==> flow/design.v <==
`timescale 1ns/1ps
module pic_buffer_v2 #(
    parameter DSIZE = 8,
    parameter IMAGE_WIDTH = 256,
    parameter IMAGE_LENGTH= 256,
    parameter BUFFER_SIZE = IMAGE_WIDTH*2+3
) (
	input               clk, 
    input               rst_n,
    input               frame_start,
    input               shift,
	input  [DSIZE-1:0]  sr_in,
    output rng_flag,
    output              sr_pixel_valid,
    output [DSIZE-1:0]  sr_pixel_0, sr_pixel_1, sr_pixel_2,
    output [DSIZE-1:0]  sr_pixel_3, sr_pixel_4, sr_pixel_5,
    output [DSIZE-1:0]  sr_pixel_6, sr_pixel_7, sr_pixel_8 
);
localparam IMAGE_SIZE           = IMAGE_WIDTH*IMAGE_LENGTH;
localparam ISIZE                = $clog2(IMAGE_SIZE+1);
localparam STARTING_OFFSET      = IMAGE_WIDTH+1;
localparam BUFFER_TOP_OFFSET    = IMAGE_WIDTH+2-1;
localparam BUFFER_BOT_OFFSET    = IMAGE_SIZE-IMAGE_WIDTH-1;
localparam WSIZE                = $clog2(IMAGE_WIDTH+1);
localparam CSIZE                = $clog2(STARTING_OFFSET);
localparam TOP_LIMIT = 2*IMAGE_WIDTH-1;
localparam BOT_LIMIT = IMAGE_SIZE-IMAGE_WIDTH-1;
reg [DSIZE-1:0] sr [BUFFER_SIZE-1:0];
reg 			sr_valid;
reg [ISIZE-1:0] image_counter;
reg [WSIZE-1:0] column_counter;
reg [CSIZE-1:0] offset_counter;
wire bottom_shift;
wire init_tag,t_tag,rm_tag,b_tag,r_tag,cm_tag,l_tag;
reg activate_rng;
assign rng_flag = activate_rng;
always @(posedge clk, negedge rst_n) begin
    if (!rst_n) begin
        activate_rng    <= 1'b0;
    end else begin
        if (offset_counter == IMAGE_WIDTH || offset_counter == IMAGE_WIDTH + 1) begin
            activate_rng <= 1'b1;
        end else if (!shift) begin
            activate_rng <= 1'b0;
        end
    end
end
always @(posedge clk, negedge rst_n) begin
    if (!rst_n) begin
        image_counter   <=  'd0;
        column_counter  <=  'd0;
        offset_counter <='d0;
        sr_valid        <= 1'b0;
    end else if (frame_start) begin
        image_counter       <=  'd0;
        offset_counter      <=  'd0;
        column_counter      <=  'd0;
        sr_valid            <= 1'b0;
    end else if ((shift) && (offset_counter <  STARTING_OFFSET)) begin
        sr_valid            <= 1'b0;
        image_counter       <=  'd0;
        column_counter      <=  'd0;
        if (offset_counter == STARTING_OFFSET-1) begin
            offset_counter  <= STARTING_OFFSET;
        end else begin
            offset_counter  <= offset_counter + 'd1;
        end
    end else if (((shift || bottom_shift) && init_tag) && (image_counter != IMAGE_SIZE)) begin
        sr_valid <= 1'b1;
        image_counter <= image_counter + 1;
        if ( column_counter == IMAGE_WIDTH) begin
            column_counter <= 'd1;
        end else begin
            column_counter <= column_counter+ 1;
        end
    end else if ((image_counter == IMAGE_SIZE)) begin
        sr_valid <= 1'b0;
        image_counter <=  'd0;
    end
end
integer n;
always @ (posedge clk)begin
    for (n = BUFFER_SIZE-1; n>0; n = n-1) begin
        sr[n] <= sr[n-1];
    end
    if (shift == 1'b1) begin
        sr[0] <= sr_in;
    end else begin
        sr[0] <= 'd0;
    end
end
assign sr_pixel_valid = sr_valid;
assign bottom_shift = sr_valid && image_counter >= IMAGE_SIZE - IMAGE_WIDTH - 1 && image_counter  <= IMAGE_SIZE;
assign init_tag = offset_counter == STARTING_OFFSET;
assign l_tag    = sr_valid && column_counter == 'd1;
assign r_tag    = sr_valid && column_counter == IMAGE_WIDTH;
assign t_tag    = sr_valid && image_counter  <= 0+IMAGE_WIDTH;
assign b_tag    = sr_valid && image_counter  >= IMAGE_SIZE - IMAGE_WIDTH + 1 && image_counter  <= IMAGE_SIZE;
assign cm_tag   = sr_valid && !(r_tag || l_tag);
assign rm_tag   = sr_valid && !(t_tag || b_tag);
assign sr_pixel_0 = 
(t_tag)?(   
        (r_tag)?    (sr[IMAGE_WIDTH * 1 + 2]):
        (cm_tag)?   (sr[IMAGE_WIDTH * 1 + 2]):
                    (sr[IMAGE_WIDTH * 1 + 1]) 
):(
(rm_tag)?(
        (r_tag)?    (sr[IMAGE_WIDTH * 2 + 2]):
        (cm_tag)?   (sr[IMAGE_WIDTH * 2 + 2]):
                    (sr[IMAGE_WIDTH * 2 + 1]) 
):(
(b_tag)?(
        (r_tag)?    (sr[IMAGE_WIDTH * 2 + 2]):
        (cm_tag)?   (sr[IMAGE_WIDTH * 2 + 2]):
                    (sr[IMAGE_WIDTH * 2 + 1]) 
):('d0)
));
assign sr_pixel_1 = 
(t_tag)?(   
        (r_tag)?    (sr[IMAGE_WIDTH * 1 + 1]):
        (cm_tag)?   (sr[IMAGE_WIDTH * 1 + 1]):
                    (sr[IMAGE_WIDTH * 1 + 1]) 
):(
(rm_tag)?(
        (r_tag)?    (sr[IMAGE_WIDTH * 2 + 1]):
        (cm_tag)?   (sr[IMAGE_WIDTH * 2 + 1]):
                    (sr[IMAGE_WIDTH * 2 + 1]) 
):(
(b_tag)?(
        (r_tag)?    (sr[IMAGE_WIDTH * 2 + 1]):
        (cm_tag)?   (sr[IMAGE_WIDTH * 2 + 1]):
                    (sr[IMAGE_WIDTH * 2 + 1]) 
):('d0)
));
assign sr_pixel_2 = 
(t_tag)?(   
        (r_tag)?    (sr[IMAGE_WIDTH * 1 + 1]):
        (cm_tag)?   (sr[IMAGE_WIDTH * 1 + 0]):
                    (sr[IMAGE_WIDTH * 1 + 0]) 
):(
(rm_tag)?(
        (r_tag)?    (sr[IMAGE_WIDTH * 2 + 1]):
        (cm_tag)?   (sr[IMAGE_WIDTH * 2 + 0]):
                    (sr[IMAGE_WIDTH * 2 + 0]) 
):(
(b_tag)?(
        (r_tag)?    (sr[IMAGE_WIDTH * 2 + 1]):
        (cm_tag)?   (sr[IMAGE_WIDTH * 2 + 0]):
                    (sr[IMAGE_WIDTH * 2 + 0]) 
):('d0)
));
assign sr_pixel_3 = 
(t_tag)?(   
        (r_tag)?    (sr[IMAGE_WIDTH * 1 + 2]):
        (cm_tag)?   (sr[IMAGE_WIDTH * 1 + 2]):
                    (sr[IMAGE_WIDTH * 1 + 1]) 
):(
(rm_tag)?(
        (r_tag)?    (sr[IMAGE_WIDTH * 1 + 2]):
        (cm_tag)?   (sr[IMAGE_WIDTH * 1 + 2]):
                    (sr[IMAGE_WIDTH * 1 + 1]) 
):(
(b_tag)?(
        (r_tag)?    (sr[IMAGE_WIDTH * 1 + 2]):
        (cm_tag)?   (sr[IMAGE_WIDTH * 1 + 2]):
                    (sr[IMAGE_WIDTH * 1 + 1]) 
):('d0)
));
assign sr_pixel_4 = sr[IMAGE_WIDTH * 1 + 1]; 
assign sr_pixel_5 = 
(t_tag)?(   
        (r_tag)?    (sr[IMAGE_WIDTH * 1 + 1]):
        (cm_tag)?   (sr[IMAGE_WIDTH * 1 + 0]):
                    (sr[IMAGE_WIDTH * 1 + 0]) 
):(
(rm_tag)?(
        (r_tag)?    (sr[IMAGE_WIDTH * 1 + 1]):
        (cm_tag)?   (sr[IMAGE_WIDTH * 1 + 0]):
                    (sr[IMAGE_WIDTH * 1 + 0]) 
):(
(b_tag)?(
        (r_tag)?    (sr[IMAGE_WIDTH * 1 + 1]):
        (cm_tag)?   (sr[IMAGE_WIDTH * 1 + 0]):
                    (sr[IMAGE_WIDTH * 1 + 0]) 
):('d0)
));
assign sr_pixel_6 = 
(t_tag)?(   
        (r_tag)?    (sr[IMAGE_WIDTH * 0 + 2]):
        (cm_tag)?   (sr[IMAGE_WIDTH * 0 + 2]):
                    (sr[IMAGE_WIDTH * 0 + 1]) 
):(
(rm_tag)?(
        (r_tag)?    (sr[IMAGE_WIDTH * 0 + 2]):
        (cm_tag)?   (sr[IMAGE_WIDTH * 0 + 2]):
                    (sr[IMAGE_WIDTH * 0 + 1]) 
):(
(b_tag)?(
        (r_tag)?    (sr[IMAGE_WIDTH * 1 + 2]):
        (cm_tag)?   (sr[IMAGE_WIDTH * 1 + 2]):
                    (sr[IMAGE_WIDTH * 1 + 1]) 
):('d0)
));
assign sr_pixel_7 = 
(t_tag)?(   
        (r_tag)?    (sr[IMAGE_WIDTH * 0 + 1]):
        (cm_tag)?   (sr[IMAGE_WIDTH * 0 + 1]):
                    (sr[IMAGE_WIDTH * 0 + 1]) 
):(
(rm_tag)?(
        (r_tag)?    (sr[IMAGE_WIDTH * 0 + 1]):
        (cm_tag)?   (sr[IMAGE_WIDTH * 0 + 1]):
                    (sr[IMAGE_WIDTH * 0 + 1]) 
):(
(b_tag)?(
        (r_tag)?    (sr[IMAGE_WIDTH * 1 + 1]):
        (cm_tag)?   (sr[IMAGE_WIDTH * 1 + 1]):
                    (sr[IMAGE_WIDTH * 1 + 1]) 
):('d0)
));
assign sr_pixel_8 = 
(t_tag)?(   
        (r_tag)?    (sr[IMAGE_WIDTH * 0 + 1]):
        (cm_tag)?   (sr[IMAGE_WIDTH * 0 + 0]):
                    (sr[IMAGE_WIDTH * 0 + 0]) 
):(
(rm_tag)?(
        (r_tag)?    (sr[IMAGE_WIDTH * 0 + 1]):
        (cm_tag)?   (sr[IMAGE_WIDTH * 0 + 0]):
                    (sr[IMAGE_WIDTH * 0 + 0]) 
):(
(b_tag)?(
        (r_tag)?    (sr[IMAGE_WIDTH * 1 + 1]):
        (cm_tag)?   (sr[IMAGE_WIDTH * 1 + 0]):
                    (sr[IMAGE_WIDTH * 1 + 0]) 
):('d0)
 ));
endmodule
--- tool output ---
-- Reports on pic_buffer_v2
Each step is given for the RTL above and for the edited RTL.
Lines under "unedited" count in the file above, lines under "edited" in the edited file.
"change": "edited" minus "unedited" as printed here.
Operators carry their Yosys type and port widths (W data, S select, Z words).
Cell names lack the library's common part.
Not given: n/a
- top module: pic_buffer_v2
- clock input: clk
- cell library: sky130hd
- corner: tt_025C_1v80

-- Edit of the RTL
The edit as a unified diff against the file above.
This change comes from a script, not from a designer; no optimisation was intended.
begin of diff
@@ -30,5 +30,5 @@
 reg [ISIZE-1:0] image_counter;
 reg [WSIZE-1:0] column_counter;
-reg [CSIZE-1:0] offset_counter;
+reg [CSIZE:0] offset_counter;
 wire bottom_shift;
 wire init_tag,t_tag,rm_tag,b_tag,r_tag,cm_tag,l_tag;
end of diff

-- Elaborated design
Counts by Yosys on the flattened word-level netlist (proc, flatten, opt, wreduce). Print and check cells are left out. Cells with the same type and inputs are merged into one.
- word-level totals (item ; unedited ; edited ; change):
    register bits after elaboration ; 4157 ; 4158 ; +1
    bits in latches ; 0 ; 0 ; 0
    bits in writable memories ; 0 ; 0 ; 0
    memory bits (read-only) ; 0 ; 0 ; 0
    word width x clocked read ports ; 0 ; 0 ; 0
    memories kept ; 0 ; 0 ; 0
    bits of input ports ; 12 ; 12 ; 0
    output and inout port bits ; 74 ; 74 ; 0
    elaborated cells ; 604 ; 604 ; 0
- operators by class (item ; unedited ; edited ; change):
    $add $sub $neg ; 3 ; 3 ; 0
    $mul ; 0 ; 0 ; 0
    div/mod/pow operators ; 0 ; 0 ; 0
    $lt $le $gt $ge ; 5 ; 5 ; 0
    eq/ne operators ; 7 ; 7 ; 0
    shifts and indexed selects ; 0 ; 0 ; 0
    mux-type cells ; 48 ; 48 ; 0
    bitwise gates (word level) ; 0 ; 0 ; 0
    reductions and logical operators ; 21 ; 21 ; 0
- operators with widths (cell ; unedited ; edited ; change):
    $mux W9 ; 7 ; 4 ; -3
    $mux W10 ; 0 ; 3 ; +3
    $eq A9 B9 Y1 const B ; 3 ; 1 ; -2
    $eq A10 B9 Y1 const B ; 0 ; 2 ; +2
    $add A9 B1 Y9 const B ; 2 ; 1 ; -1
    $lt A9 B9 Y1 const B ; 1 ; 0 ; -1
    $add A10 B1 Y10 const B ; 0 ; 1 ; +1
    $lt A10 B9 Y1 const B ; 0 ; 1 ; +1
Unchanged operator kinds not shown: 17.

-- Longest topological paths
Depth = most cells in a row (Yosys ltp): at word level without a register or memory, in the mapped netlist without a sequential cell, where the memories' decode and read muxes count.
- depth (item ; unedited ; edited ; change):
    word-level depth ; 10 ; 10 ; 0
    ABC_AREA ; 0 ; 0 ; n/a
    gate-level depth with buffers ; 9 ; 9 ; 0
    gate-level depth less buffers ; 7 ; 8 ; +1

-- Netlist
Source: synth_stat.txt of the flow (Yosys; design flattened, memories mapped). It holds for the ABC_AREA given above (unset counts as 0); a run with the other value may have another netlist.
- mapped netlist (item ; unedited ; edited ; change):
    cell count ; 4599 ; 4619 ; +20
    synthesis area (um2) ; 86212.7 ; 86211.4 ; -1.3
    sequential part of the area (um2) ; 83405.0 ; 83430.0 ; +25.0
    flip-flop cells ; 4157 ; 4158 ; +1
    buffer cells ; 29 ; 28 ; -1
- cells by type (cell type ; unedited ; edited ; change):
    nand2_1 ; 59 ; 113 ; +54
    and3_1 ; 10 ; 42 ; +32
    nor2_1 ; 56 ; 31 ; -25
    mux2_2 ; 24 ; 0 ; -24
    nor2b_1 ; 0 ; 21 ; +21
    o21ai_0 ; 36 ; 18 ; -18
    mux2i_1 ; 33 ; 48 ; +15
    xnor2_1 ; 16 ; 2 ; -14
    a21boi_0 ; 0 ; 14 ; +14
    nand2b_1 ; 14 ; 1 ; -13
    o21ai_1 ; 11 ; 0 ; -11
    xor2_1 ; 0 ; 11 ; +11
    nor4_2 ; 10 ; 0 ; -10
    nand3_1 ; 25 ; 16 ; -9
    a21oi_1 ; 10 ; 19 ; +9
    o31ai_1 ; 10 ; 1 ; -9
    inv_1 ; 20 ; 12 ; -8
    a211oi_1 ; 0 ; 4 ; +4
Unchanged cell types not shown: 6.
Not every row of either side is listed.

-- Worst setup path after synthesis
OpenSTA on the mapped netlist: ideal clock, no wires. The path of least setup slack (recovery checks aside). Input and output delay are each 20% of the period. Register names are those of the netlist, which keeps one name where synthesis merged equal registers.
- timing path post-synthesis (item ; unedited ; edited ; change):
    path kind ; reg2out ; reg2out ; n/a
    start ; reg column_counter[4] ; reg column_counter[1] ; n/a
    end ; out sr_pixel_2[0] ; out sr_pixel_6[3] ; n/a
    clock period (ns) ; 4.6 ; 4.6 ; 0.0
    output delay (ns) ; 0.920 ; 0.920 ; 0.000
    launch time at the first pin (ns) ; 0.000 ; 0.000 ; 0.000
    arrival time (ns) ; 2.109 ; 2.239 ; +0.130
    required time (ns) ; 3.680 ; 3.680 ; 0.000
    path slack (ns) ; 1.571 ; 1.441 ; -0.130
    delay of the path (ns) ; 2.109 ; 2.239 ; +0.130
    driving pins on the path ; 9 ; 9 ; 0
    buffers on the path ; 2 ; 1 ; -1
    synthesis period reached (ns) ; 3.029 ; 3.159 ; +0.130
"delay of the path" is the arrival time less input delay plus setup time.
At an output port there is no setup time.
"driving pins on the path" counts driving pins, that of a launching flip-flop among them; a cell with two outputs on the path counts twice.
"synthesis period reached" is the clock period less the worst setup slack; recovery checks do not enter. This is arithmetic on one report: input and output delays are still those of the set period (20% each).
Between the ends stands the longest chain of elaborated cells between them, by number of cells; it is not shown to be the way that was timed. Of several equally long chains one is given.
Each line given opens the expression or statement behind the cell; cells for indexed reads and writes are added by Yosys, which also makes memories of some case tables.
At most two assigning lines are given for a register; there are more.
Between the ends, post-synthesis, unedited:
- path through: dfrtp_1 or4_1 nor3_2 and3_1 buf_4 buf_4 mux2_2 nand2_1 o21ai_0
- length of the longest elaborated chain: 6
- elaborated cells between the ends (all ways): 7
- those cells by class: 1 x eq/ne; 5 x mux; 1 x reduce/logical
- ends and longest elaborated chain, post-synthesis, unedited (item ; RTL line ; text):
    start: declaration ; 31 ; reg [WSIZE-1:0] column_counter;
    start: assignment ; 51 ; column_counter  <=  'd0;
    start: assignment ; 74 ; column_counter <= column_counter+ 1;
    $eq A9 B9 Y1 ; 96 ; assign r_tag    = sr_valid && column_counter == IMAGE_WIDTH;
    $logic_and A1 B1 Y1 ; 96 ;
    $mux W8 ; 147 ; (r_tag)?    (sr[IMAGE_WIDTH * 2 + 1]):
    $mux W8 ; 146 ; (b_tag)?(
    $mux W8 ; 141 ; (rm_tag)?(
    $mux W8 ; 136 ; (t_tag)?(
    end: declaration ; 15 ; output [DSIZE-1:0]  sr_pixel_0, sr_pixel_1, sr_pixel_2,
Between the ends, post-synthesis, edited:
- path through: dfrtp_1 inv_1 ha_1 or4b_2 o21ai_2 buf_4 mux2i_1 nand2_1 and3_1
- length of the longest elaborated chain: 10
- elaborated cells between the ends (all ways): 14
- those cells by class: 2 x eq/ne; 7 x mux; 5 x reduce/logical
- ends and longest elaborated chain, post-synthesis, edited (item ; RTL line ; text):
    start: declaration ; 31 ; reg [WSIZE-1:0] column_counter;
    start: assignment ; 51 ; column_counter  <=  'd0;
    start: assignment ; 74 ; column_counter <= column_counter+ 1;
    $eq A9 B9 Y1 ; 96 ; assign r_tag    = sr_valid && column_counter == IMAGE_WIDTH;
    $logic_and A1 B1 Y1 ; 96 ;
    $logic_or A1 B1 Y1 ; 99 ; assign cm_tag   = sr_valid && !(r_tag || l_tag);
    $logic_not A1 Y1 ; 99 ;
    $logic_and A1 B1 Y1 ; 99 ;
    $mux W8 ; 200 ; (cm_tag)?   (sr[IMAGE_WIDTH * 1 + 2]):
    $mux W8 ; 199 ; (r_tag)?    (sr[IMAGE_WIDTH * 1 + 2]):
    $mux W8 ; 198 ; (b_tag)?(
    $mux W8 ; 193 ; (rm_tag)?(
    $mux W8 ; 188 ; (t_tag)?(
    end: declaration ; 17 ; output [DSIZE-1:0]  sr_pixel_6, sr_pixel_7, sr_pixel_8

-- Timing after layout
Path of least setup slack in the final report of each run of pair 1 (OpenROAD, finished layout, wires in). Where an end is a register, its clock arrival counts in the times.
- timing path post-layout (item ; unedited ; edited ; change):
    path kind ; reg2out ; reg2out ; n/a
    start ; reg column_counter[4] ; reg column_counter[5] ; n/a
    end ; out sr_pixel_5[5] ; out sr_pixel_5[5] ; n/a
    clock period (ns) ; 4.47 ; 4.47 ; 0.00
    output delay (ns) ; 0.89 ; 0.89 ; 0.00
    launch time at the first pin (ns) ; 0.86 ; 0.86 ; 0.00
    arrival time (ns) ; 3.43 ; 3.43 ; 0.00
    required time (ns) ; 3.58 ; 3.58 ; 0.00
    path slack (ns) ; 0.14 ; 0.15 ; +0.01
    driving pins on the path ; 9 ; 9 ; 0
    buffers on the path ; 2 ; 3 ; +1
Between the ends stands the longest chain of elaborated cells between them, by number of cells; it is not shown to be the way that was timed. Of several equally long chains one is given.
At most two assigning lines are given for a register; there are more.
Between the ends, post-layout, unedited:
- path through: dfrtp_1 or4_4 nor3_4 and3_4 nand2_4 buf_12 mux2i_2 nor2_1 clkdlybuf4s50_1
- length of the longest elaborated chain: 6
- elaborated cells between the ends (all ways): 6
- those cells by class: 1 x eq/ne; 4 x mux; 1 x reduce/logical
- ends and longest elaborated chain, post-layout, unedited (item ; RTL line ; text):
    start: declaration ; 31 ; reg [WSIZE-1:0] column_counter;
    start: assignment ; 51 ; column_counter  <=  'd0;
    start: assignment ; 74 ; column_counter <= column_counter+ 1;
    $eq A9 B9 Y1 ; 96 ; assign r_tag    = sr_valid && column_counter == IMAGE_WIDTH;
    $logic_and A1 B1 Y1 ; 96 ;
    $mux W8 ; 182 ; (r_tag)?    (sr[IMAGE_WIDTH * 1 + 1]):
    $mux W8 ; 181 ; (b_tag)?(
    $mux W8 ; 176 ; (rm_tag)?(
    $mux W8 ; 171 ; (t_tag)?(
    end: declaration ; 16 ; output [DSIZE-1:0]  sr_pixel_3, sr_pixel_4, sr_pixel_5,
Between the ends, post-layout, edited:
- path through: dfrtp_1 or4_4 nor4_4 buf_4 nand2_4 buf_12 mux2i_4 nor2b_1 clkdlybuf4s50_1
- length of the longest elaborated chain: 6
- elaborated cells between the ends (all ways): 6
- those cells by class: 1 x eq/ne; 4 x mux; 1 x reduce/logical
- ends and longest elaborated chain, post-layout, edited (item ; RTL line ; text):
    start: declaration ; 31 ; reg [WSIZE-1:0] column_counter;
    start: assignment ; 51 ; column_counter  <=  'd0;
    start: assignment ; 74 ; column_counter <= column_counter+ 1;
    $eq A9 B9 Y1 ; 96 ; assign r_tag    = sr_valid && column_counter == IMAGE_WIDTH;
    $logic_and A1 B1 Y1 ; 96 ;
    $mux W8 ; 182 ; (r_tag)?    (sr[IMAGE_WIDTH * 1 + 1]):
    $mux W8 ; 181 ; (b_tag)?(
    $mux W8 ; 176 ; (rm_tag)?(
    $mux W8 ; 171 ; (t_tag)?(
    end: declaration ; 16 ; output [DSIZE-1:0]  sr_pixel_3, sr_pixel_4, sr_pixel_5,

-- Measured runs
Runs of the flow (Yosys, OpenROAD) on both versions; the two runs of a pair have the same settings. The constraints put input and output delay at 20% of the set period each and load the outputs with 0.01 pF.
Settings, pair 1:
- CORE_UTILIZATION at 50
- noted PLACE_DENSITY: 0.6
- noted SYNTH_MEMORY_MAX_BITS: 16384
- period_ns at 4.47
- CAP_MARGIN: 20
- noted CORE_MARGIN: 2
- SLEW_MARGIN at 20
- final reports, pair 1 (item ; unedited ; edited ; change):
    netlist area reported by Yosys (um2) ; 86212.7 ; 86211.4 ; -1.3
    die size (um2) ; 175762.0 ; 175762.0 ; 0.0
    standard-cell area after routing (um2) ; 102418.0 ; 103091.0 ; +673.0
    utilization after routing (%) ; 59.7 ; 60.1 ; +0.4
    worst setup slack after layout (ns) ; 0.141 ; 0.147 ; +0.006
    setup total negative slack (ns) ; 0.000 ; 0.000 ; 0.000
    worst hold slack in the final report (ns) ; 0.284 ; 0.294 ; +0.010
    power (mW) ; 68.349 ; 68.746 ; +0.397
    clock period reached (ns) ; 4.329 ; 4.323 ; -0.006
Settings, pair 2:
- CAP_MARGIN: 25
- CELL_PAD_IN_SITES_DETAIL_PLACEMENT: 1
- CELL_PAD_IN_SITES_GLOBAL_PLACEMENT: 0
- CORE_UTILIZATION at 19
- CTS_CLUSTER_SIZE at 32
- noted SYNTH_MEMORY_MAX_BITS: 16384
- period_ns at 5.66
- noted CORE_MARGIN: 2
- SLEW_MARGIN at 20
- final reports, pair 2 (item ; unedited ; edited ; change):
    netlist area reported by Yosys (um2) ; 86212.7 ; 86211.4 ; -1.3
    die size (um2) ; 459155.0 ; 459149.0 ; -6.0
    standard-cell area after routing (um2) ; 107816.0 ; 106764.0 ; -1052.0
    utilization after routing (%) ; 23.8 ; 23.6 ; -0.2
    worst setup slack after layout (ns) ; 0.084 ; 0.365 ; +0.281
    setup total negative slack (ns) ; 0.000 ; 0.000 ; 0.000
    power (mW) ; 55.462 ; 54.114 ; -1.348
    clock period reached (ns) ; 5.576 ; 5.295 ; -0.281
"clock period reached": clock period set for the run, less the worst setup slack. It is reckoned from that one timing run; input and output delays stay at 20% of the period that was set.
"power" rests on the timing tool's default activity at the inputs, not on a simulated workload.
--- end ---
